==> flow/design.v <==
module multiplier
  (
   input                     clk,
   input                     rst,
   input                     en,
   input [BITS-1:0]          data_a,
   input [BITS-1:0]          data_b,
   output reg [(BITS*2)-1:0] result,
   output                    done
   );
   parameter BITS = 16;
   localparam STATE_IDLE     = 0;
   localparam STATE_MULTIPLY = 1;
   reg                    state;
   reg [$clog2(BITS)-1:0] mul_counter;
   reg [BITS-1:0]         data_a_reg;
   reg [(BITS*2)-1:0]     data_b_reg;
   assign done = (STATE_IDLE == state) && !en;
   always @ (posedge clk) begin
      case (state)
         STATE_IDLE: begin
            if (en) begin
               mul_counter <= 0;
               data_a_reg <= data_a;
               data_b_reg <= { {BITS{1'b0}}, data_b };
               result <= 0;
               state <= STATE_MULTIPLY;
            end
         end
         STATE_MULTIPLY: begin
            if (mul_counter == BITS - 1) begin
               state <= STATE_IDLE;
            end else begin
               mul_counter <= mul_counter + 1;
            end
            data_a_reg <= data_a_reg >> 1;
            data_b_reg <= data_b_reg << 1;
            if (data_a_reg[0]) begin
               result <= result + data_b_reg;
            end
         end
      endcase
      if (rst) begin
         state <= STATE_IDLE;
      end
   end
endmodule
module divider
  (
   input                 clk,
   input                 rst,
   input                 en,
   input [BITS-1:0]      dividend,
   input [BITS-1:0]      divisor,
   output reg [BITS-1:0] quotient,
   output [BITS-1:0]     remainder,
   output                done
   );
   parameter BITS = 16;
   localparam STATE_IDLE   = 0;
   localparam STATE_DIVIDE = 1;
   reg                    state;
   reg [$clog2(BITS)-1:0] div_counter;
   reg [(BITS-1)*2:0]     dividend_reg;
   reg [(BITS-1)*2:0]     divisor_reg;
   assign done = (STATE_IDLE == state) && !en;
   assign remainder = dividend_reg[BITS-1:0];
   always @ (posedge clk) begin
      case (state)
        STATE_IDLE: begin
           if (en) begin
              div_counter <= 0;
              dividend_reg <= { {BITS-1{1'b0}}, dividend };
              divisor_reg <= { divisor, {BITS-1{1'b0}} };
              quotient <= 0;
              state <= STATE_DIVIDE;
           end
        end
        STATE_DIVIDE: begin
           if (div_counter == BITS - 1) begin
              state <= STATE_IDLE;
           end else begin
              div_counter <= div_counter + 1;
           end
           divisor_reg <= divisor_reg >> 1;
           if (dividend_reg < divisor_reg) begin
              quotient <= quotient << 1;
           end else begin
              quotient <= (quotient << 1) | 1'b1;
              dividend_reg <= dividend_reg - divisor_reg;
           end
        end
      endcase
      if (rst) begin
         state <= STATE_IDLE;
      end
   end
endmodule
module processor
  (
   input                        clk,
   input                        rst,
   input                        boot_done,
   output reg [11:0]            status_digits,
   output reg                   halted,
   output reg [16-1:0]  instr_ptr,
   input                        instr_valid,
   input [32-1:0]      cur_instr,
   output reg                   cache_wr_en,
   output reg [16-1:0]  cache_wr_addr,
   output reg [16-1:0]  cache_wr_data,
   input                        cache_wr_done,
   output reg                   cache_rd_en,
   output reg [16-1:0]  cache_rd_addr,
   input [16-1:0]       cache_rd_data,
   input                        cache_rd_done,
   input                        pixel_wr_done,
   output reg                   pixel_en,
   output reg [7:0]             pixel_rgb,
   output reg [7:0]             pixel_x,
   output reg [7:0]             pixel_y,
   input [16-1:0]       rnd,
   output reg                   ms_time_rst,
   input [16-1:0]       ms_time,
   input [142-1:0] buf_inputs
   );
   reg [16-1:0]  registers [16-1:0];
   reg                   overflow_flag;
   reg                   carry_flag;
   reg                   zero_flag;
   reg                   sign_flag;
   wire [7:0]            opcode = cur_instr[31:24];
   wire [7:0]            arg1 = cur_instr[23:16];
   wire [7:0]            arg2 = cur_instr[15:8];
   wire [3:0]            reg1 = arg1[3:0];
   wire [3:0]            reg2 = arg2[3:0];
   wire [16-1:0] dest = registers[reg1];
   wire [16-1:0] src  = registers[reg2];
   wire [15:0]           argA = cur_instr[23:8];
   wire [15:0]           argB = cur_instr[15:0];
   wire signed [16-1:0] signed_dest = dest;
   reg [3:0]             load_reg;
   reg                       multiply_en;
   reg [16-1:0]      multiply_data_a;
   reg [16-1:0]      multiply_data_b;
   wire [(16*2)-1:0] multiply_result;
   wire                      multiply_done;
   multiplier #(.BITS(16)) multiplier_
     (
      .clk(clk),
      .rst(rst),
      .en(multiply_en),
      .data_a(multiply_data_a),
      .data_b(multiply_data_b),
      .result(multiply_result),
      .done(multiply_done)
      );
   reg                   divide_en;
   reg [16-1:0]  dividend;
   reg [16-1:0]  divisor;
   wire [16-1:0] quotient;
   wire [16-1:0] remainder;
   wire                  divide_done;
   divider #(.BITS(16)) divider_
     (
      .clk(clk),
      .rst(rst),
      .en(divide_en),
      .dividend(dividend),
      .divisor(divisor),
      .quotient(quotient),
      .remainder(remainder),
      .done(divide_done)
      );
   localparam [3:0] STATE_PRE_BOOT   = 0;
   localparam [3:0] STATE_HALT       = 1;
   localparam [3:0] STATE_EXECUTING  = 2;
   localparam [3:0] STATE_WR_WAIT    = 3;
   localparam [3:0] STATE_PIXEL_WAIT = 4;
   localparam [3:0] STATE_RD_WAIT    = 5;
   localparam [3:0] STATE_RET_WAIT   = 6;
   localparam [3:0] STATE_MULTIPLY   = 7;
   localparam [3:0] STATE_DIVIDE     = 8;
   reg [3:0]            state;
   always @ (posedge clk) begin
      cache_wr_en <= 0;
      cache_rd_en <= 0;
      pixel_en <= 0;
      multiply_en <= 0;
      divide_en <= 0;
      ms_time_rst <= 0;
      case (state)
        STATE_PRE_BOOT: begin
           if (boot_done) begin
              state <= STATE_EXECUTING;
           end
        end
        STATE_HALT: begin
           halted <= 1;
        end
        STATE_EXECUTING: begin
           halted <= 0;
           if (instr_valid) begin
              execute();
           end
        end
        STATE_WR_WAIT: begin
           if (cache_wr_done) begin
              state <= STATE_EXECUTING;
           end
        end
        STATE_PIXEL_WAIT: begin
           if (pixel_wr_done) begin
              state <= STATE_EXECUTING;
           end
        end
        STATE_RD_WAIT: begin
           if (cache_rd_done) begin
              registers[load_reg] <= cache_rd_data;
              state <= STATE_EXECUTING;
           end
        end
        STATE_RET_WAIT: begin
           if (cache_rd_done) begin
              instr_ptr <= cache_rd_data + 32 / 8;
              state <= STATE_EXECUTING;
           end
        end
        STATE_MULTIPLY: begin
           if (multiply_done) begin
              registers[load_reg] <= multiply_result[16-1:0];
              state <= STATE_EXECUTING;
           end
        end
        STATE_DIVIDE: begin
           if (divide_done) begin
              registers[load_reg] <= quotient;
              state <= STATE_EXECUTING;
           end
        end
      endcase
      if (rst) begin
         state <= STATE_PRE_BOOT;
         status_digits <= 0;
         halted <= 0;
         instr_ptr <= 0;
         cache_wr_en <= 0;
         cache_rd_en <= 0;
         pixel_en <= 0;
         pixel_rgb <= 0;
         ms_time_rst <= 0;
         multiply_en <= 0;
         divide_en <= 0;
         overflow_flag <= 0;
         carry_flag <= 0;
         zero_flag <= 0;
         sign_flag <= 0;
      end
   end
   task execute;
      reg [16:0] result;
      begin
         result = 0;
         instr_ptr <= instr_ptr + 32 / 8;
         case (opcode)
           8'h00: begin
           end
           8'h01: begin
              registers[reg1] <= buf_inputs[src];
           end
           8'h02: begin
              if (cache_wr_done) begin
                 push(instr_ptr);
                 instr_ptr <= argA;
              end else begin
                 instr_ptr <= instr_ptr;
              end
           end
           8'h03: begin
              if (cache_rd_done) begin
                 pop();
                 registers[4'b0] <= registers[4'b0] - arg1 - 16 / 8;
                 state <= STATE_RET_WAIT;
              end else begin
                 instr_ptr <= instr_ptr;
              end
           end
           8'h04: begin
              if (cache_rd_done) begin
                 read(src);
              end else begin
                 instr_ptr <= instr_ptr;
              end
           end
           8'h05: begin
              if (cache_rd_done) begin
                 read(argB);
              end else begin
                 instr_ptr <= instr_ptr;
              end
           end
           8'h06: begin
              registers[reg1] <= src;
           end
           8'h07: begin
              registers[reg1] <= argB;
           end
           8'h08: begin
              if (cache_wr_done) begin
                 push(dest);
              end else begin
                 instr_ptr <= instr_ptr;
              end
           end
           8'h09: begin
              if (cache_rd_done) begin
                 pop();
              end else begin
                 instr_ptr <= instr_ptr;
              end
           end
           8'h0A: begin
              result = dest + src;
              registers[reg1] <= result[16-1:0];
           end
           8'h0B: begin
              result = dest - src;
              registers[reg1] <= result[16-1:0];
           end
           8'h0C: begin
              if (multiply_done) begin
                 multiply_en <= 1;
                 multiply_data_a <= dest;
                 multiply_data_b <= src;
                 state <= STATE_MULTIPLY;
                 load_reg <= reg1;
              end else begin
                 instr_ptr <= instr_ptr;
              end
           end
           8'h0D: begin
              if (divide_done) begin
                 divide_en <= 1;
                 dividend <= dest;
                 divisor <= src;
                 state <= STATE_DIVIDE;
                 load_reg <= reg1;
              end else begin
                 instr_ptr <= instr_ptr;
              end
           end
           8'h0E: begin
              registers[reg1] <= dest & src;
           end
           8'h0F: begin
              registers[reg1] <= dest | src;
           end
           8'h10: begin
              registers[reg1] <= dest ^ src;
           end
           8'h11: begin
              registers[reg1] <= dest << src;
           end
           8'h12: begin
              registers[reg1] <= signed_dest >>> src;
           end
           8'h13: begin
              registers[reg1] <= dest >> src;
           end
           8'h14: begin
              result = dest - src;
           end
           8'h15: begin
              result = { 1'b0, dest & src };
           end
           8'h16: begin
              pixel_rgb <= dest[7:0];
           end
           8'h17: begin
              if (pixel_wr_done) begin
                 pixel_en <= 1;
                 pixel_x <= dest[7:0];
                 pixel_y <= src[7:0];
                 state <= STATE_PIXEL_WAIT;
              end else begin
                 instr_ptr <= instr_ptr;
              end
           end
           8'h18: begin
              if (cache_wr_done) begin
                 write(dest, src);
              end else begin
                 instr_ptr <= instr_ptr;
              end
           end
           8'h19: begin
              if (cache_wr_done) begin
                 write(dest, argB);
              end else begin
                 instr_ptr <= instr_ptr;
              end
           end
           8'h1A: begin
              registers[reg1] <= ms_time;
           end
           8'h1B: begin
              ms_time_rst <= 1;
           end
           8'h1C: begin
              registers[reg1] <= rnd;
           end
           8'h30: begin
              instr_ptr <= dest;
           end
           8'h31: begin
              instr_ptr <= argA;
           end
           8'h32: begin
              if (zero_flag) begin
                 instr_ptr <= argA;
              end
           end
           8'h33: begin
              if (!zero_flag) begin
                 instr_ptr <= argA;
              end
           end
           8'h34: begin
              if (!zero_flag && sign_flag == overflow_flag) begin
                 instr_ptr <= argA;
              end
           end
           8'h35: begin
              if (sign_flag == overflow_flag) begin
                 instr_ptr <= argA;
              end
           end
           8'h36: begin
              if (!carry_flag && !zero_flag) begin
                 instr_ptr <= argA;
              end
           end
           8'h37: begin
              if (!carry_flag) begin
                 instr_ptr <= argA;
              end
           end
           8'h38: begin
              if (sign_flag != overflow_flag) begin
                 instr_ptr <= argA;
              end
           end
           8'h39: begin
              if (sign_flag != overflow_flag || zero_flag) begin
                 instr_ptr <= argA;
              end
           end
           8'h3A: begin
              if (carry_flag) begin
                 instr_ptr <= argA;
              end
           end
           8'h3B: begin
              if (carry_flag || zero_flag) begin
                 instr_ptr <= argA;
              end
           end
           8'h3C: begin
              if (overflow_flag) begin
                 instr_ptr <= argA;
              end
           end
           8'h3D: begin
              if (!overflow_flag) begin
                 instr_ptr <= argA;
              end
           end
           8'h3E: begin
              if (sign_flag) begin
                 instr_ptr <= argA;
              end
           end
           8'h3F: begin
              if (!sign_flag) begin
                 instr_ptr <= argA;
              end
           end
           default: begin
              status_digits <= 12'h700 | opcode;
              state <= STATE_HALT;
           end
         endcase
         if (8'h14 == opcode || 8'h15 == opcode ||
             8'h0A == opcode || 8'h0B == opcode) begin
            set_flags(result);
         end else begin
            clear_flags();
         end
      end
   endtask
   task write;
      input [16-1:0] data;
      input [16-1:0] addr;
      begin
         cache_wr_en <= 1;
         cache_wr_addr <= addr;
         cache_wr_data <= data;
         state <= STATE_WR_WAIT;
      end
   endtask
   task read;
      input [16-1:0] addr;
      begin
         load_reg <= reg1;
         cache_rd_en <= 1;
         cache_rd_addr <= addr;
         state <= STATE_RD_WAIT;
      end
   endtask
   task push;
      input [16-1:0] push_data;
      reg [16-1:0]   new_stack_ptr;
      begin
         new_stack_ptr = registers[4'b0] + 16 / 8;
         write(push_data, new_stack_ptr);
         registers[4'b0] <= new_stack_ptr;
      end
   endtask
   task pop;
      reg [16-1:0] stack_ptr;
      begin
         stack_ptr = registers[4'b0];
         read(stack_ptr);
         registers[4'b0] <= stack_ptr - 2;
      end
   endtask;
   task set_flags;
      input [16:0] result;
      begin
         if (8'h0A == opcode) begin
            overflow_flag <= (dest[16-1] &
                              src[16-1] &
                              ~result[16-1]) |
                             (~dest[16-1] &
                              ~src[16-1] &
                              result[16-1]);            
         end else if (8'h0B == opcode || 8'h14 == opcode) begin
            overflow_flag <= (dest[16-1] &
                              ~src[16-1] &
                              ~result[16-1]) |
                             (~dest[16-1] &
                              src[16-1] &
                              result[16-1]);
         end else begin
            overflow_flag <= 0;
         end
         carry_flag <= result[16];
         zero_flag <= (0 == result[16-1:0]);
         sign_flag <= result[16-1];
      end
   endtask
   task clear_flags;
      begin
         overflow_flag <= 0;
         carry_flag <= 0;
         zero_flag <= 0;
         sign_flag <= 0;
      end
   endtask
endmodule
# Step by step through the tools: processor
# What the tools print for processor, step after step.
# Line numbers count from 1 in the design file above.
# Operators carry their Yosys type and port widths (W data, S select, Z words).
# The mark -- stands for no value.
# design
design,processor
clock_port,clk
lib,sky130hd
lib_corner,tt_025C_1v80

# After elaboration
# Yosys after proc, flatten, opt, wreduce and memory -nomap, before mapping. Memory bits, and registers merged into a memory's read port (data or address), are not among the register bits. Print and check cells are not counted.
# Yosys's memory passes give these memory sizes; they may raise the number of words (mostly to a power of two), join words into wider ones and drop unused or constant bits.
# bits
register_bits,348
ram_bits,256
mem_count,1
input_bits,229
out_inout_bits,105
# mem_list
name,size,word_bits,rd,write_ports,line_no,text
registers,16,16,3,1,127,reg [16-1:0]  registers [16-1:0];
# op_classes
add_sub_neg,12
n_cmp,1
equal,95
shifts,4
mux,237
logic,44
reduce_logical,57
# op_table
operator,count
$mux W16,114
$pmux W16 S22,1
$shiftx A142 B16 Y1,1
$eq A8 B6 Y1 const B,16
$pmux W32 S2,2
$pmux W16 S2,4
$pmux W31 S2,2
$eq A8 B5 Y1 const B,13
$pmux W16 S3,2
$mux W32,3
$mux W31,3
$mux W4,22
$mux W1,73
$eq A8 B4 Y1 const B,8
$pmux W4 S7,2
$pmux W17 S3,1
$reduce_or A45 Y1,1
$ne A2 B2 Y1 const B,17
$reduce_or A34 Y1,1
$mux W17,2
$add A16 B3 Y16 const B,2
$reduce_or A16 Y1,2
$add A32 B32 Y32,1
$eq A8 B3 Y1 const B,4
$sub A31 B31 Y31,1
$lt A31 B31 Y1,1
$reduce_or A4 Y1,7
$or A1 B1 Y1,20
# Not listed: further kinds 51, cells in them 124.

# Depth
# Longest topological path by Yosys (ltp), each cell counted once; first at word level (registers and memories cut), then after technology mapping (sequential cells cut; the memories' decode and read muxes count).
# logic_depth
depth_word,18
ABC_AREA,1
mapped_depth,35
mapped_depth_nobuf,33

# Netlist
# Yosys stat after the flow's synthesis: flattened, memories mapped to cells. It holds for the ABC_AREA given above (unset counts as 0); a run with the other value may have another netlist.
# types
cell,count
sky130_fd_sc_hd__edfxtp_1,522
sky130_fd_sc_hd__nand2_1,1007
sky130_fd_sc_hd__o21ai_0,467
sky130_fd_sc_hd__inv_1,514
sky130_fd_sc_hd__a21oi_1,343
sky130_fd_sc_hd__ha_1,117
sky130_fd_sc_hd__nor2_1,390
sky130_fd_sc_hd__nand3_1,277
sky130_fd_sc_hd__dfxtp_1,55
sky130_fd_sc_hd__o211ai_1,111
sky130_fd_sc_hd__o221ai_1,74
sky130_fd_sc_hd__xor2_1,63
sky130_fd_sc_hd__clkbuf_1,135
sky130_fd_sc_hd__nor3_1,58
sky130_fd_sc_hd__buf_2,47
sky130_fd_sc_hd__o21ai_1,43
sky130_fd_sc_hd__buf_6,16
sky130_fd_sc_hd__o22ai_1,25
# Not listed: further types 45, cells in them 293.
# mapped
cells,4557
synth_area_um2,36522.5
seqArea_um2,16776.1
ffs,577
buffers,236

# Worst setup path after synthesis
# Source: OpenSTA report_checks on the synthesized netlist (no wires, ideal clock, input and output delay 20% of the period each), path of least setup slack; recovery checks are left aside. Register names are those of the netlist, which keeps one name where synthesis merged equal registers.
# synth_timing
path_type,input to register
start,in cur_instr[8]
end,mem registers[0][13]
tclk_ps,9000
input_delay_ps,1800
t_arrival_ps,6197
setup_slack_ps,2511
delay_ps,4688
path_stages,28
period_less_setup_slack_ps,6489
# "delay_ps" is the arrival time less input delay plus setup time.
# "path_stages" counts driving pins, that of a launching flip-flop among them; a cell with two outputs on the path counts twice.
# "period_less_setup_slack_ps" = period - worst setup slack (recovery checks aside). The figure is calculated, with input and output delays left at 20% of the set period.
# synth_via
cell_sequence,sky130_fd_sc_hd__buf_6 > sky130_fd_sc_hd__buf_6 > sky130_fd_sc_hd__buf_6 > sky130_fd_sc_hd__o211ai_1 > sky130_fd_sc_hd__nand3_1 > sky130_fd_sc_hd__nand3_1 > sky130_fd_sc_hd__nand2_4 > sky130_fd_sc_hd__inv_1 > sky130_fd_sc_hd__buf_1 > sky130_fd_sc_hd__buf_1 > sky130_fd_sc_hd__ha_1 > sky130_fd_sc_hd__buf_2 > sky130_fd_sc_hd__o31ai_1 > sky130_fd_sc_hd__a21boi_1 > sky130_fd_sc_hd__o21ai_0 > sky130_fd_sc_hd__a21boi_0 > sky130_fd_sc_hd__o21ai_1 > sky130_fd_sc_hd__a21boi_0 > sky130_fd_sc_hd__xor2_1 > sky130_fd_sc_hd__o21ai_0 > sky130_fd_sc_hd__nand2_1 > sky130_fd_sc_hd__a21oi_1 > sky130_fd_sc_hd__nor2_1 > sky130_fd_sc_hd__nand3_1 > sky130_fd_sc_hd__nand2_1 > sky130_fd_sc_hd__nand2_1 > sky130_fd_sc_hd__nand2_1 > sky130_fd_sc_hd__a21oi_1
# synth_lines
element,line_no,text
start: declaration,108,"input [32-1:0]      cur_instr,"
end: declaration,127,reg [16-1:0]  registers [16-1:0];
# No chain of elaborated cells between the ends is given.

# Timing after layout
# From the final timing report of run A: the path of least setup slack in the routed layout; clock arrival at registers is part of the times.
# The path's times are printed in steps of 10 ps; the period is the one set.
# layout_timing
path_type,input to register
start,in cur_instr[16]
end,mem registers[14][15]
tclk_ps,8860
input_delay_ps,1770
t_arrival_ps,7940
setup_slack_ps,1310
path_stages,23
# The rows between start and end are the longest chain of elaborated cells between them; the timing report does not say that the signal goes this way. Where chains are equally long, one stands for them.
# A line is the first line of the expression or statement that the cell stems from. Yosys adds cells for indexed reads and writes and turns some case tables into memories.
# A memory read counts as a cell of the chain, while the word-level depth stops at memories.
# Ways into the end's enable are left out, as the timed path ends at the data pin.
# layout_via
cell_sequence,sky130_fd_sc_hd__buf_4 > sky130_fd_sc_hd__inv_2 > sky130_fd_sc_hd__buf_4 > sky130_fd_sc_hd__o21ai_0 > sky130_fd_sc_hd__o21ai_0 > sky130_fd_sc_hd__o221ai_1 > sky130_fd_sc_hd__nand2_1 > sky130_fd_sc_hd__inv_1 > sky130_fd_sc_hd__ha_1 > sky130_fd_sc_hd__inv_1 > sky130_fd_sc_hd__nor4_1 > sky130_fd_sc_hd__nand3_1 > sky130_fd_sc_hd__nand2_1 > sky130_fd_sc_hd__xor2_1 > sky130_fd_sc_hd__inv_1 > sky130_fd_sc_hd__a21oi_1 > sky130_fd_sc_hd__a21boi_1 > sky130_fd_sc_hd__o2111ai_1 > sky130_fd_sc_hd__o21bai_1 > sky130_fd_sc_hd__nand3_1 > sky130_fd_sc_hd__a21oi_1 > sky130_fd_sc_hd__a21oi_1 > sky130_fd_sc_hd__buf_4
elab_chain_len,17
cone_cells,54
cone_classes,add/sub (4); shift (3); mux (43); logic (3); memory (1)
# layout_lines
element,line_no,text
start: declaration,108,"input [32-1:0]      cur_instr,"
$mem_v2 Z16 W16,127,reg [16-1:0]  registers [16-1:0];
$add A16 B16 Y17,323,result = dest + src;
$mux W16,265,case (opcode)
$mux W16,203,if (instr_valid) begin
$mux W16,192,case (state)
$mux W16 (12 in a row),--,
end: declaration,127,

# Flow measurements of processor on sky130hd: 4 stored runs with different settings, listed in no order. Input and output delays are each 20% of the period that was set; the output load is 0.01 pF.
# By "totalPower_uw" is meant OpenSTA's value without simulated activity: inputs other than the clock are taken to toggle once in ten clock periods, and the tool carries that through the logic.
# Among the settings, n/a means not set for that run.
run name,ABC_AREA,CAP_MARGIN,CELL_PAD_IN_SITES_GLOBAL_PLACEMENT,CORE_ASPECT_RATIO,CORE_MARGIN,CTS_CLUSTER_SIZE,GPL_ROUTABILITY_DRIVEN,HOLD_SLACK_MARGIN,PLACE_DENSITY_LB_ADDON,SETUP_SLACK_MARGIN,SLEW_MARGIN,TNS_END_PERCENT,period_ns,CORE_UTILIZATION,CELL_PAD_IN_SITES_DETAIL_PLACEMENT,CTS_CLUSTER_DIAMETER,MAX_ROUTING_LAYER,finalCellArea_um2,synthesis_area_um2,design.die.area_um2,totalPower_uw,fin_ws_ps
run A,1,10,0,1.51,4,18,0,-0.09,0.19,-0.3,0,100,8.86,40,n/a,n/a,n/a,43220.2,36522.5,96306.8,6903,1312
run B,n/a,20,n/a,n/a,2,n/a,1,n/a,0.19,n/a,20,n/a,7.93,45,1,n/a,n/a,43219.0,35690.5,81581.6,7899,629
run C,n/a,30,n/a,1.16,7,33,n/a,0.2,0.28,n/a,20,n/a,12.3,33,n/a,25,met4,46627.2,35690.5,117583.0,7314,3466
run D,n/a,30,n/a,1.03,7,33,n/a,n/a,0.28,n/a,20,50,12.3,33,n/a,25,met4,46575.9,35690.5,117557.0,7256,3438
